==> flow/design.v <==
`timescale 1ns / 1ps
module catTrap(Clk, Reset, Down_b, hCount, vCount, rgb, bright, Block_col, Block_row);
	input	Clk, Reset, Down_b;
	input [7:0] Block_col, Block_row;
	reg btn_flag;
	integer i, j;
	reg [6:0] state;
	input [9:0] hCount, vCount;
	reg [83:0] board_map;    
	output reg [11:0] rgb;
	input bright;
	reg [1:0] cat_flag;
	reg [2:0] block_col;
  reg [2:0] block_row;
	reg [2:0] cat_col;
	reg [2:0] cat_row;
	localparam
		START =    7'b1000000,
		PLAY =   7'b0100000,
		GAMEOVER =   7'b0010000,
		GAMEWIN =  7'b0001000,
	WHITE = 12'b1111_1111_1111;
	parameter GRAY = 12'b1010_1010_1010;
	parameter BLACK = 12'b0000_0000_0000;
	parameter RED = 12'b1111_0000_0000;
	parameter ORANGE = 12'b1111_1000_0000;
	parameter GREEN = 12'b0000_1111_0000;
	wire [11:0] color [0:3];
	wire inbound;
	wire box00, box01, box02, box03, box04, box05, box06;
	wire box10, box11, box12, box13, box14, box15, box16;
	wire box20, box21, box22, box23, box24, box25, box26;
	wire box30, box31, box32, box33, box34, box35, box36;
	wire box40, box41, box42, box43, box44, box45, box46;
	wire box50, box51, box52, box53, box54, box55, box56;
	assign color[0] = WHITE;
	assign color[1] = GRAY;
	assign color[2] = ORANGE;
	assign color[3] = BLACK;
	always@ (*)
	begin
    	if(~bright )	 
			rgb = BLACK;
		else if (inbound)
		begin
			if(box00)
				rgb = color[board_map[70 +: 2]];
			else if (box01)
				rgb = color[board_map[72 +: 2]];
			else if (box02)
				rgb = color[board_map[74 +: 2]];
			else if (box03)
				rgb = color[board_map[76 +: 2]];
			else if (box04)
				rgb = color[board_map[78 +: 2]];
			else if (box05)
				rgb = color[board_map[80 +: 2]];
			else if (box06)
				rgb = color[board_map[82 +: 2]];
			else if (box10)
				rgb = color[board_map[56 +: 2]];
			else if (box11)
				rgb = color[board_map[58 +: 2]];
			else if (box12)
				rgb = color[board_map[60 +: 2]];
			else if (box13)
				rgb = color[board_map[62 +: 2]];
			else if (box14)
				rgb = color[board_map[64 +: 2]];
			else if (box15)
				rgb = color[board_map[66 +: 2]];
			else if (box16)
				rgb = color[board_map[68 +: 2]];
			else if (box20)
				rgb = color[board_map[42 +: 2]];
			else if (box21)
				rgb = color[board_map[44 +: 2]];
			else if (box22)
				rgb = color[board_map[46 +: 2]];
			else if (box23)
				rgb = color[board_map[48 +: 2]];
			else if (box24)
				rgb = color[board_map[50 +: 2]];
			else if (box25)
				rgb = color[board_map[52 +: 2]];
			else if (box26)
				rgb = color[board_map[54 +: 2]];
			else if (box30)
				rgb = color[board_map[28 +: 2]];
			else if (box31)
				rgb = color[board_map[30 +: 2]];
			else if (box32)
				rgb = color[board_map[32 +: 2]];
			else if (box33)
				rgb = color[board_map[34 +: 2]];
			else if (box34)
				rgb = color[board_map[36 +: 2]];
			else if (box35)
				rgb = color[board_map[38 +: 2]];
			else if (box36)
				rgb = color[board_map[40 +: 2]];
			else if (box40)
				rgb = color[board_map[14 +: 2]];
			else if (box41)
				rgb = color[board_map[16 +: 2]];
			else if (box42)
				rgb = color[board_map[18 +: 2]];
			else if (box43)
				rgb = color[board_map[20 +: 2]];
			else if (box44)
				rgb = color[board_map[22 +: 2]];
			else if (box45)
				rgb = color[board_map[24 +: 2]];
			else if (box46)
				rgb = color[board_map[26 +: 2]];
			else if (box50)
				rgb = color[board_map[0 +: 2]];
			else if (box51)
				rgb = color[board_map[2 +: 2]];
			else if (box52)
				rgb = color[board_map[4 +: 2]];
			else if (box53)
				rgb = color[board_map[6 +: 2]];
			else if (box54)
				rgb = color[board_map[8 +: 2]];
			else if (box55)
				rgb = color[board_map[10 +: 2]];
			else if (box56)
				rgb = color[board_map[12 +: 2]];
			else
				rgb = 12'b0000_0111_1111;
		end
		else
		begin
			if (state == GAMEOVER)
				rgb = RED;
			else if (state == GAMEWIN)
				rgb = GREEN;
			else if (state == START)
			     rgb = ORANGE;
			else
				rgb = 12'b1010_1111_1111;
	     end
	end
	assign inbound = ((hCount >= 190)&&(hCount <= 550)&&(vCount >= 140)&&(vCount <= 450));
	assign box00 = ((hCount >= 200)&&(hCount <= 250)&&(vCount >= 150)&&(vCount <= 200));
	assign box01 = ((hCount >= 250)&&(hCount <= 300)&&(vCount >= 150)&&(vCount <= 200));
	assign box02 = ((hCount >= 300)&&(hCount <= 350)&&(vCount >= 150)&&(vCount <= 200));
	assign box03 = ((hCount >= 350)&&(hCount <= 400)&&(vCount >= 150)&&(vCount <= 200));
	assign box04 = ((hCount >= 400)&&(hCount <= 450)&&(vCount >= 150)&&(vCount <= 200));
	assign box05 = ((hCount >= 450)&&(hCount <= 500)&&(vCount >= 150)&&(vCount <= 200));
	assign box06 = ((hCount >= 500)&&(hCount <= 550)&&(vCount >= 150)&&(vCount <= 200));
	assign box10 = ((hCount >= 200)&&(hCount <= 250)&&(vCount >= 200)&&(vCount <= 250));
	assign box11 = ((hCount >= 250)&&(hCount <= 300)&&(vCount >= 200)&&(vCount <= 250));
	assign box12 = ((hCount >= 300)&&(hCount <= 350)&&(vCount >= 200)&&(vCount <= 250));
	assign box13 = ((hCount >= 350)&&(hCount <= 400)&&(vCount >= 200)&&(vCount <= 250));
	assign box14 = ((hCount >= 400)&&(hCount <= 450)&&(vCount >= 200)&&(vCount <= 250));
	assign box15 = ((hCount >= 450)&&(hCount <= 500)&&(vCount >= 200)&&(vCount <= 250));
	assign box16 = ((hCount >= 500)&&(hCount <= 550)&&(vCount >= 200)&&(vCount <= 250));
	assign box20 = ((hCount >= 200)&&(hCount <= 250)&&(vCount >= 250)&&(vCount <= 300));
	assign box21 = ((hCount >= 250)&&(hCount <= 300)&&(vCount >= 250)&&(vCount <= 300));
	assign box22 = ((hCount >= 300)&&(hCount <= 350)&&(vCount >= 250)&&(vCount <= 300));
	assign box23 = ((hCount >= 350)&&(hCount <= 400)&&(vCount >= 250)&&(vCount <= 300));
	assign box24 = ((hCount >= 400)&&(hCount <= 450)&&(vCount >= 250)&&(vCount <= 300));
	assign box25 = ((hCount >= 450)&&(hCount <= 500)&&(vCount >= 250)&&(vCount <= 300));
	assign box26 = ((hCount >= 500)&&(hCount <= 550)&&(vCount >= 250)&&(vCount <= 300));
	assign box30 = ((hCount >= 200)&&(hCount <= 250)&&(vCount >= 300)&&(vCount <= 350));
	assign box31 = ((hCount >= 250)&&(hCount <= 300)&&(vCount >= 300)&&(vCount <= 350));
	assign box32 = ((hCount >= 300)&&(hCount <= 350)&&(vCount >= 300)&&(vCount <= 350));
	assign box33 = ((hCount >= 350)&&(hCount <= 400)&&(vCount >= 300)&&(vCount <= 350));
	assign box34 = ((hCount >= 400)&&(hCount <= 450)&&(vCount >= 300)&&(vCount <= 350));
	assign box35 = ((hCount >= 450)&&(hCount <= 500)&&(vCount >= 300)&&(vCount <= 350));
	assign box36 = ((hCount >= 500)&&(hCount <= 550)&&(vCount >= 300)&&(vCount <= 350));
	assign box40 = ((hCount >= 200)&&(hCount <= 250)&&(vCount >= 350)&&(vCount <= 400));
	assign box41 = ((hCount >= 250)&&(hCount <= 300)&&(vCount >= 350)&&(vCount <= 400));
	assign box42 = ((hCount >= 300)&&(hCount <= 350)&&(vCount >= 350)&&(vCount <= 400));
	assign box43 = ((hCount >= 350)&&(hCount <= 400)&&(vCount >= 350)&&(vCount <= 400));
	assign box44 = ((hCount >= 400)&&(hCount <= 450)&&(vCount >= 350)&&(vCount <= 400));
	assign box45 = ((hCount >= 450)&&(hCount <= 500)&&(vCount >= 350)&&(vCount <= 400));
	assign box46 = ((hCount >= 500)&&(hCount <= 550)&&(vCount >= 350)&&(vCount <= 400));
	assign box50 = ((hCount >= 200)&&(hCount <= 250)&&(vCount >= 400)&&(vCount <= 450));
	assign box51 = ((hCount >= 250)&&(hCount <= 300)&&(vCount >= 400)&&(vCount <= 450));
	assign box52 = ((hCount >= 300)&&(hCount <= 350)&&(vCount >= 400)&&(vCount <= 450));
	assign box53 = ((hCount >= 350)&&(hCount <= 400)&&(vCount >= 400)&&(vCount <= 450));
	assign box54 = ((hCount >= 400)&&(hCount <= 450)&&(vCount >= 400)&&(vCount <= 450));
	assign box55 = ((hCount >= 450)&&(hCount <= 500)&&(vCount >= 400)&&(vCount <= 450));
	assign box56 = ((hCount >= 500)&&(hCount <= 550)&&(vCount >= 400)&&(vCount <= 450));
	reg [83:0] next_map;
	reg [6:0] next_state;
	reg [2:0] next_cat_col;
	reg [2:0] next_cat_row;
	always @ (*)
	begin
		next_state = state;
		next_cat_col = cat_col;
		next_cat_row = cat_row;
		block_row = 3'b000;
		block_col = 3'b000;
		cat_flag = 1;
		for (i = 0; i < 6; i = i + 1)
			for (j = 0; j < 7; j = j + 1)
				next_map[2*((i)*7+(j)) +: 2] = board_map[2*((i)*7+(j)) +: 2];
			case(state)
				START:
				begin
						if (Down_b)
							begin
								 next_state = PLAY;
							end
				end
				PLAY:
				begin
	        if (Down_b)
	            begin
	            case(Block_row)
	               8'b00000000: block_row = 3'b000;
	               8'b00000001: block_row = 3'b001;
	               8'b00000010: block_row = 3'b010;
	               8'b00000100: block_row = 3'b011;
	               8'b00001000: block_row = 3'b100;
	               8'b00010000: block_row = 3'b101;
	               8'b00100000: block_row = 3'b110;
	               8'b01000000: block_row = 3'b111;
	               default: block_row = 3'b000;
	              endcase
	              case(Block_col)
	               8'b00000000: block_col = 3'b000;
	               8'b00000001: block_col = 3'b001;
	               8'b00000010: block_col = 3'b010;
	               8'b00000100: block_col = 3'b011;
	               8'b00001000: block_col = 3'b100;
	               8'b00010000: block_col = 3'b101;
	               8'b00100000: block_col = 3'b110;
	               8'b01000000: block_col = 3'b111;
	               default: block_col = 3'b000;
	              endcase
                    if ((block_row <= 3'd5)&&(block_col <= 3'd6))
                      next_map[2*((block_row)*7+(block_col)) +: 2] = 3;
                    cat_flag = 1;
                    if ((next_map[2*((next_cat_row+1)*7+(next_cat_col)) +: 2] != 3)&&(cat_flag==1))
                      begin
                        next_map[2*((next_cat_row+1)*7+(next_cat_col)) +: 2] = 2;
                        next_map[2*((next_cat_row)*7+(next_cat_col)) +: 2] = 0;
                        next_cat_row = next_cat_row + 1;
                        cat_flag = 0;
                      end
                    else if ((next_map[2*((next_cat_row)*7+(next_cat_col+1)) +: 2] != 3)&&(cat_flag==1))
                      begin
                        next_map[2*((next_cat_row)*7+(next_cat_col+1)) +: 2] = 2;
                        next_map[2*((next_cat_row)*7+(next_cat_col)) +: 2] = 0;
                        next_cat_col = next_cat_col + 1;
                        cat_flag = 0;
                      end
                    else if ((next_map[2*((next_cat_row-1)*7+(next_cat_col)) +: 2] != 3)&&(cat_flag==1))
                      begin
                        next_map[2*((next_cat_row-1)*7+(next_cat_col)) +: 2] = 2;
                        next_map[2*((next_cat_row)*7+(next_cat_col)) +: 2] = 0;
                        next_cat_row = next_cat_row - 1;
                        cat_flag = 0;
                      end
                    else if ((next_map[2*((next_cat_row)*7+(next_cat_col-1)) +: 2] != 3)&&(cat_flag==1))
                      begin
                        next_map[2*((next_cat_row)*7+(next_cat_col-1)) +: 2] = 2;
                        next_map[2*((next_cat_row)*7+(next_cat_col)) +: 2] = 0;
                        next_cat_col = next_cat_col - 1;
                        cat_flag = 0;
                      end
                    else
                      next_state = GAMEWIN;
	            end
								 if ((next_cat_row > 4)||(next_cat_col > 5)||(next_cat_col < 1)||(next_cat_row < 1))
									 next_state = GAMEOVER;
	           end
				GAMEOVER:
				begin
	      end
				GAMEWIN:
				begin
	      end
				default: ;
		  endcase
	end
	always @ (posedge Clk, posedge Reset)
	begin
		if(Reset)
		begin
			state <= START;
			cat_col <= 3'd3;
			cat_row <= 3'd3;
			for (i = 0; i < 6; i = i + 1)
				for (j = 0; j < 7; j = j + 1)
					board_map[2*((i)*7+(j)) +: 2] <= ((i + j) % 2 == 1) ? 2'd1 : 2'd0;
			board_map[48 +: 2] <= 2;  
		end
		else
		begin
			state <= next_state;
			cat_col <= next_cat_col;
			cat_row <= next_cat_row;
			for (i = 0; i < 6; i = i + 1)
				for (j = 0; j < 7; j = j + 1)
					board_map[2*((i)*7+(j)) +: 2] <= next_map[2*((i)*7+(j)) +: 2];
	   end 
    end
endmodule
; Step by step through the tools: catTrap
; Each step is given for the RTL above and for the edited RTL.
; "orig" refers to lines of the RTL above, "edited" to lines of the edited file.
; "diff" is "edited" less "orig", of the values as shown.
; Cell names lack the library's common part.
; Not given: -
[design]
top = catTrap
clock = Clk
lib = sky130hd
lib_corner = tt_025C_1v80

; The edit
; Unified diff, file above to edited file.
; A script made this edit. It changes what the design does and was not meant as an optimisation.
; begin of diff
@@ -182,5 +182,5 @@
 	assign box51 = ((hCount >= 250)&&(hCount <= 300)&&(vCount >= 400)&&(vCount <= 450));
 	assign box52 = ((hCount >= 300)&&(hCount <= 350)&&(vCount >= 400)&&(vCount <= 450));
-	assign box53 = ((hCount >= 350)&&(hCount <= 400)&&(vCount >= 400)&&(vCount <= 450));
+	assign box53 = ((hCount >= 350)&&(hCount > 400)&&(vCount >= 400)&&(vCount <= 450));
 	assign box54 = ((hCount >= 400)&&(hCount <= 450)&&(vCount >= 400)&&(vCount <= 450));
 	assign box55 = ((hCount >= 450)&&(hCount <= 500)&&(vCount >= 400)&&(vCount <= 450));
; end of diff

; Word-level counts
; Source: Yosys, flattened and elaborated, memories not mapped. Widths are those after wreduce. Registers that Yosys merges into a memory's read port (data or address) are not register bits. Print and check cells do not count. Equal cells are merged and count once.
[bits]
columns = element, orig, edited, diff
row1 = input_bits, 40, 40, 0
row2 = regBits, 97, 97, 0
row3 = elab_cells, 1104, 1106, 2
row4 = output_inout_bits, 12, 12, 0
[classes]
columns = element, orig, edited, diff
row1 = shift, 4, 4, 0
row2 = add_sub_neg, 10, 10, 0
row3 = mul, 4, 4, 0
row4 = mux, 499, 499, 0
row5 = n_cmp, 34, 35, 1
row6 = reduce_logical, 149, 150, 1
row7 = equal, 400, 400, 0
[ops]
columns = operator, orig, edited, diff
row1 = logical AND 1 bit, 95, 96, 1
row2 = > comparator 10 x 9 -> 1 bit with constant B, 0, 1, 1
row3 = two-way mux 2 bit, 378, 378, 0
row4 = == test 2 bit with constant B, 84, 84, 0
row5 = == test 31 x 5 -> 1 bit with constant B, 64, 64, 0
row6 = two-way mux 12 bit, 46, 46, 0
row7 = == test 2 x 1 -> 1 bit with constant B, 42, 42, 0
row8 = zero test 2 bit, 42, 42, 0
row9 = case mux 12 bit (select 4 bit), 42, 42, 0
row10 = == test 31 x 6 -> 1 bit with constant B, 40, 40, 0
row11 = == test 7 x 5 -> 1 bit with constant B, 33, 33, 0
row12 = == test 31 x 4 -> 1 bit with constant B, 32, 32, 0
row13 = == test 7 x 6 -> 1 bit with constant B, 21, 21, 0
row14 = == test 7 x 4 -> 1 bit with constant B, 17, 17, 0
row15 = == test 31 x 3 -> 1 bit with constant B, 16, 16, 0
row16 = two-way mux 3 bit, 15, 15, 0
row17 = <= comparator 10 x 9 -> 1 bit with constant B, 9, 9, 0
row18 = == test 31 x 2 -> 1 bit with constant B, 8, 8, 0
row19 = == test 7 x 3 -> 1 bit with constant B, 8, 8, 0
row20 = >= comparator 10 x 9 -> 1 bit with constant B, 8, 8, 0
row21 = >= comparator 10 x 8 -> 1 bit with constant B, 7, 7, 0
row22 = two-way mux 7 bit, 7, 7, 0
row23 = two-way mux 84 bit, 7, 7, 0
row24 = zero test 32 bit, 6, 6, 0
row25 = inequality test 2 bit with constant B, 5, 5, 0
row26 = inequality test 3 bit with constant B, 5, 5, 0
row27 = == test 31 x 1 -> 1 bit with constant B, 4, 4, 0
row28 = == test 7 x 2 -> 1 bit with constant B, 4, 4, 0
; Not every row of either side is listed.

; Logic depth
; Yosys ltp: most cells in a row. Word level: on the elaborated netlist, between registers, memories and ports. Mapped: between sequential cells and ports; inverters and the memories' decode and read muxes count.
[logic_depth]
columns = element, orig, edited, diff
row1 = word_depth, 48, 48, 0
row2 = abc_area, 0, 0, -
row3 = depth_mapped, 30, 32, 2
row4 = mapped_depth_nobuf, 26, 26, 0

; Netlist
; Source: synth_stat.txt of the flow (Yosys; design flattened, memories mapped). It holds for the ABC_AREA given above (unset counts as 0); a run with the other value may have another netlist.
[synth_totals]
columns = element, orig, edited, diff
row1 = mapped_area_mm2, 0.0166084, 0.0166097, 0.0000013
row2 = buffers, 188, 175, -13
row3 = mapped_cells, 2524, 2552, 28
row4 = ff_cells, 94, 94, 0
row5 = sequential_area_mm2, 0.002386, 0.002386, 0.000000
[types]
columns = cell_type, orig, edited, diff
row1 = nor2_1, 254, 344, 90
row2 = nand3_1, 116, 68, -48
row3 = a21oi_1, 309, 272, -37
row4 = a31oi_1, 81, 60, -21
row5 = buf_1, 25, 6, -19
row6 = o211ai_1, 45, 63, 18
row7 = a211oi_1, 46, 30, -16
row8 = or3_1, 19, 35, 16
row9 = o22ai_1, 20, 35, 15
row10 = o21ai_0, 199, 185, -14
row11 = nor3_1, 95, 109, 14
row12 = nand2b_1, 18, 28, 10
row13 = nand4_1, 31, 22, -9
row14 = a41oi_1, 15, 6, -9
row15 = o221ai_1, 9, 18, 9
row16 = o311ai_0, 9, 17, 8
row17 = or4_1, 4, 12, 8
row18 = o31ai_1, 21, 28, 7
; Not every row of either side is listed.

; Path before layout
; Source: OpenSTA report_checks on the synthesized netlist (no wires, ideal clock, input and output delay 20% of the period each), path of least setup slack; recovery checks are left aside. Register names are those of the netlist, which keeps one name where synthesis merged equal registers.
[synth_timing]
columns = element, orig, edited, diff
row1 = kind, input -> register, input -> register, -
row2 = startpoint, in Block_row[6], in Block_row[6], -
row3 = endpoint, reg board_map[71], reg state, -
row4 = required_ns, 9.870, 9.878, 0.008
row5 = setup_time_ns, 0.130, 0.122, -0.008
row6 = in_delay_ns, 2.000, 2.000, 0.000
row7 = stages, 25, 25, 0
row8 = arrival_ns, 8.222, 8.097, -0.125
row9 = delay_ns, 6.352, 6.219, -0.133
row10 = slack_ns, 1.648, 1.781, 0.133
row11 = clock_period_ns, 10.0, 10.0, 0.0
row12 = path_buffers, 5, 3, -2
row13 = t_first_pin_ns, 2.000, 2.000, 0.000
row14 = synth_period_reached_ns, 8.352, 8.219, -0.133
; "delay_ns" is the arrival time less input delay plus setup time.
; "stages": output pins that drive a net of the path, with the launching flip-flop's if there is one; two outputs of one cell count as two.
; "synth_period_reached_ns" = period - worst setup slack (recovery checks aside). The figure is calculated, with input and output delays left at 20% of the set period.
; Where an end lacks its bit number, it is one bit of the signal, or one of the new flip-flops if synthesis recoded a state register.
; The rows between start and end are the longest chain of elaborated cells between them; the timing report does not say that the signal goes this way. Where chains are equally long, one stands for them.
; Each line given opens the expression or statement behind the cell; cells for indexed reads and writes are added by Yosys, which also makes memories of some case tables.
[synth_via_orig]
cell_sequence = buf_2 > nor4b_1 > a211oi_2 > nor4_1 > inv_1 > fa_1 > fa_1 > fa_1 > nand2b_1 > o2bb2ai_1 > xor2_1 > buf_2 > nand3_2 > o31ai_1 > mux2i_1 > o2111a_1 > o41ai_1 > and3_1 > buf_2 > nand2_1 > buf_2 > clkbuf_1 > a211o_1 > a31oi_1 > o21ai_1
elab_chain_cells = 17
cells_between = 121
cone_lines = 17
cone_classes = 1 x add/sub; 1 x mul; 1 x compare; 52 x eq/ne; 4 x shift; 60 x mux; 2 x reduce/logical
[synth_rtl_orig]
columns = element, line_no
row1 = start: declaration, 4  ; input [7:0] Block_col, Block_row;
row2 = == test 8 x 7 -> 1 bit, 215  ; case(Block_row)
row3 = case mux 3 bit (select 7 bit), 215
row4 = two-way mux 3 bit, 213  ; if (Down_b)
row5 = two-way mux 3 bit, 203  ; case(state)
row6 = multiplier 3 x 3 -> 6 bit, 238  ; next_map[2*((block_row)*7+(block_col)) +: 2] = 3;
row7 = adder 6 x 3 -> 7 bit, 238
row8 = zero test 32 bit, 238
row9 = [... 3 more ...], -
row10 = two-way mux 84 bit, 203
row11 = variable part select 84 x 32 -> 2 bit, 261  ; else if ((next_map[2*((next_cat_row)*7+(next_cat_col-1)) +: 2] != 3)&&(cat_flag==1))
row12 = inequality test 2 bit, 261
row13 = two-way mux 84 bit, 261
row14 = two-way mux 84 bit, 254  ; else if ((next_map[2*((next_cat_row-1)*7+(next_cat_col)) +: 2] != 3)&&(cat_flag==1))
row15 = two-way mux 84 bit, 247  ; else if ((next_map[2*((next_cat_row)*7+(next_cat_col+1)) +: 2] != 3)&&(cat_flag==1))
row16 = two-way mux 84 bit, 240  ; if ((next_map[2*((next_cat_row+1)*7+(next_cat_col)) +: 2] != 3)&&(cat_flag==1))
row17 = end: assignment, 292  ; board_map[2*((i)*7+(j)) +: 2] <= ((i + j) % 2 == 1) ? 2'd1 : 2'd0;
row18 = end: assignment, 302  ; board_map[2*((i)*7+(j)) +: 2] <= next_map[2*((i)*7+(j)) +: 2];
row19 = end: declaration, 9  ; reg [83:0] board_map;
[synth_via_edited]
cell_sequence = buf_2 > or4b_1 > o211ai_1 > and2_1 > inv_1 > fa_1 > fa_1 > fa_1 > nand2b_1 > a2111o_1 > o311ai_1 > o2111a_1 > and2_0 > clkbuf_1 > o22ai_1 > a222oi_1 > nand4_1 > a221o_1 > buf_2 > or3_1 > o221ai_1 > or3_1 > mux2i_1 > nor2_2 > a32o_1
[synth_rtl_edited]
columns = element, line_no
row1 = start: declaration, 4  ; input [7:0] Block_col, Block_row;
row2 = end: assignment, 287  ; state <= START;
row3 = end: assignment, 297  ; state <= next_state;
row4 = end: declaration, 7  ; reg [6:0] state;
; edited: No chain of elaborated cells between the ends is given.

; Path in the finished layout
; From the final timing report of the runs of pair A: the path of least setup slack in the routed layout; clock arrival at registers is part of the times.
[layout_timing]
columns = element, orig, edited, diff
row1 = kind, input -> register, input -> register, -
row2 = startpoint, in Block_row[6], in Block_row[6], -
row3 = endpoint, reg board_map[42], reg board_map[47], -
row4 = in_delay_ns, 1.93, 1.93, 0.00
row5 = t_first_pin_ns, 1.93, 1.93, 0.00
row6 = setup_time_ns, 0.07, 0.11, 0.04
row7 = path_buffers, 5, 3, -2
row8 = arrival_ns, 9.49, 9.51, 0.02
row9 = clock_period_ns, 9.63, 9.63, 0.00
row10 = required_ns, 9.96, 9.93, -0.03
row11 = stages, 25, 23, -2
row12 = slack_ns, 0.46, 0.41, -0.05
; The rows between start and end are the longest chain of elaborated cells between them; the timing report does not say that the signal goes this way. Where chains are equally long, one stands for them.
[layout_via_orig]
cell_sequence = clkdlybuf4s50_1 > nor4b_1 > a211oi_2 > nor4_1 > inv_1 > fa_1 > fa_1 > inv_1 > ha_1 > a21o_1 > a21oi_2 > xnor2_1 > a2111oi_4 > buf_4 > buf_4 > a21oi_1 > a311oi_1 > o211ai_1 > a221o_1 > and4bb_2 > buf_4 > nor2_2 > nor2_1 > buf_4 > o22ai_1
elab_chain_cells = 17
cells_between = 121
cone_lines = 17
cone_classes = 1 x add/sub; 1 x mul; 1 x compare; 52 x eq/ne; 4 x shift; 60 x mux; 2 x reduce/logical
[layout_rtl_orig]
columns = element, line_no
row1 = start: declaration, 4  ; input [7:0] Block_col, Block_row;
row2 = == test 8 x 7 -> 1 bit, 215  ; case(Block_row)
row3 = case mux 3 bit (select 7 bit), 215
row4 = two-way mux 3 bit, 213  ; if (Down_b)
row5 = two-way mux 3 bit, 203  ; case(state)
row6 = multiplier 3 x 3 -> 6 bit, 238  ; next_map[2*((block_row)*7+(block_col)) +: 2] = 3;
row7 = adder 6 x 3 -> 7 bit, 238
row8 = zero test 32 bit, 238
row9 = [... 3 more ...], -
row10 = two-way mux 84 bit, 203
row11 = variable part select 84 x 32 -> 2 bit, 261  ; else if ((next_map[2*((next_cat_row)*7+(next_cat_col-1)) +: 2] != 3)&&(cat_flag==1))
row12 = inequality test 2 bit, 261
row13 = two-way mux 84 bit, 261
row14 = two-way mux 84 bit, 254  ; else if ((next_map[2*((next_cat_row-1)*7+(next_cat_col)) +: 2] != 3)&&(cat_flag==1))
row15 = two-way mux 84 bit, 247  ; else if ((next_map[2*((next_cat_row)*7+(next_cat_col+1)) +: 2] != 3)&&(cat_flag==1))
row16 = two-way mux 84 bit, 240  ; if ((next_map[2*((next_cat_row+1)*7+(next_cat_col)) +: 2] != 3)&&(cat_flag==1))
row17 = end: assignment, 292  ; board_map[2*((i)*7+(j)) +: 2] <= ((i + j) % 2 == 1) ? 2'd1 : 2'd0;
row18 = end: assignment, 302  ; board_map[2*((i)*7+(j)) +: 2] <= next_map[2*((i)*7+(j)) +: 2];
row19 = end: declaration, 9  ; reg [83:0] board_map;
[layout_via_edited]
cell_sequence = clkdlybuf4s50_1 > or4b_1 > o211ai_1 > and2_1 > inv_1 > fa_1 > fa_1 > fa_1 > nand2b_1 > a2111o_1 > o311ai_1 > o2111ai_2 > buf_4 > o21ai_1 > o22ai_1 > o32ai_1 > a311oi_1 > o31ai_4 > nand2_2 > nor3_1 > a221oi_1 > buf_4 > o41ai_1
elab_chain_cells = 17
cells_between = 121
cone_lines = 17
cone_classes = 1 x add/sub; 1 x mul; 1 x compare; 52 x eq/ne; 4 x shift; 60 x mux; 2 x reduce/logical
[layout_rtl_edited]
columns = element, line_no
row1 = start: declaration, 4  ; input [7:0] Block_col, Block_row;
row2 = == test 8 x 7 -> 1 bit, 215  ; case(Block_row)
row3 = case mux 3 bit (select 7 bit), 215
row4 = two-way mux 3 bit, 213  ; if (Down_b)
row5 = two-way mux 3 bit, 203  ; case(state)
row6 = multiplier 3 x 3 -> 6 bit, 238  ; next_map[2*((block_row)*7+(block_col)) +: 2] = 3;
row7 = adder 6 x 3 -> 7 bit, 238
row8 = zero test 32 bit, 238
row9 = [... 3 more ...], -
row10 = two-way mux 84 bit, 203
row11 = variable part select 84 x 32 -> 2 bit, 261  ; else if ((next_map[2*((next_cat_row)*7+(next_cat_col-1)) +: 2] != 3)&&(cat_flag==1))
row12 = inequality test 2 bit, 261
row13 = two-way mux 84 bit, 261
row14 = two-way mux 84 bit, 254  ; else if ((next_map[2*((next_cat_row-1)*7+(next_cat_col)) +: 2] != 3)&&(cat_flag==1))
row15 = two-way mux 84 bit, 247  ; else if ((next_map[2*((next_cat_row)*7+(next_cat_col+1)) +: 2] != 3)&&(cat_flag==1))
row16 = two-way mux 84 bit, 240  ; if ((next_map[2*((next_cat_row+1)*7+(next_cat_col)) +: 2] != 3)&&(cat_flag==1))
row17 = end: assignment, 292  ; board_map[2*((i)*7+(j)) +: 2] <= ((i + j) % 2 == 1) ? 2'd1 : 2'd0;
row18 = end: assignment, 302  ; board_map[2*((i)*7+(j)) +: 2] <= next_map[2*((i)*7+(j)) +: 2];
row19 = end: declaration, 9  ; reg [83:0] board_map;

; Flow runs
; Both versions went through the flow (Yosys, OpenROAD) with the same settings in each pair. Constraints: input delay and output delay 20% of the set period each, output load 0.01 pF.
[settings_pair_A]
CORE_UTILIZATION = 30
period_ns = 9.63
CAP_MARGIN = 20
CORE_MARGIN = 2
SLEW_MARGIN = 20
[measured_pair_A]
columns = element, orig, edited, diff
row1 = fin_tns_ns, 0.000, 0.000, 0.000
row2 = timing.achieved_period_ns, 9.168, 9.216, 0.048
row3 = yosys_chip_area_mm2, 0.0166084, 0.0166097, 0.0000013
row4 = timing.hold.ws_ns, 0.523, 0.546, 0.023
row5 = design.die.area_mm2, 0.0572597, 0.0572645, 0.0000048
row6 = fin_util_pct, 33.6, 35.3, 1.7
row7 = final_setup_ws_ns, 0.462, 0.414, -0.048
row8 = cell_area_final_mm2, 0.018459, 0.0193498, 0.0008908
; "timing.achieved_period_ns": clock period set for the run, less the worst setup slack. It is reckoned from that one timing run; input and output delays stay at 20% of the period that was set.
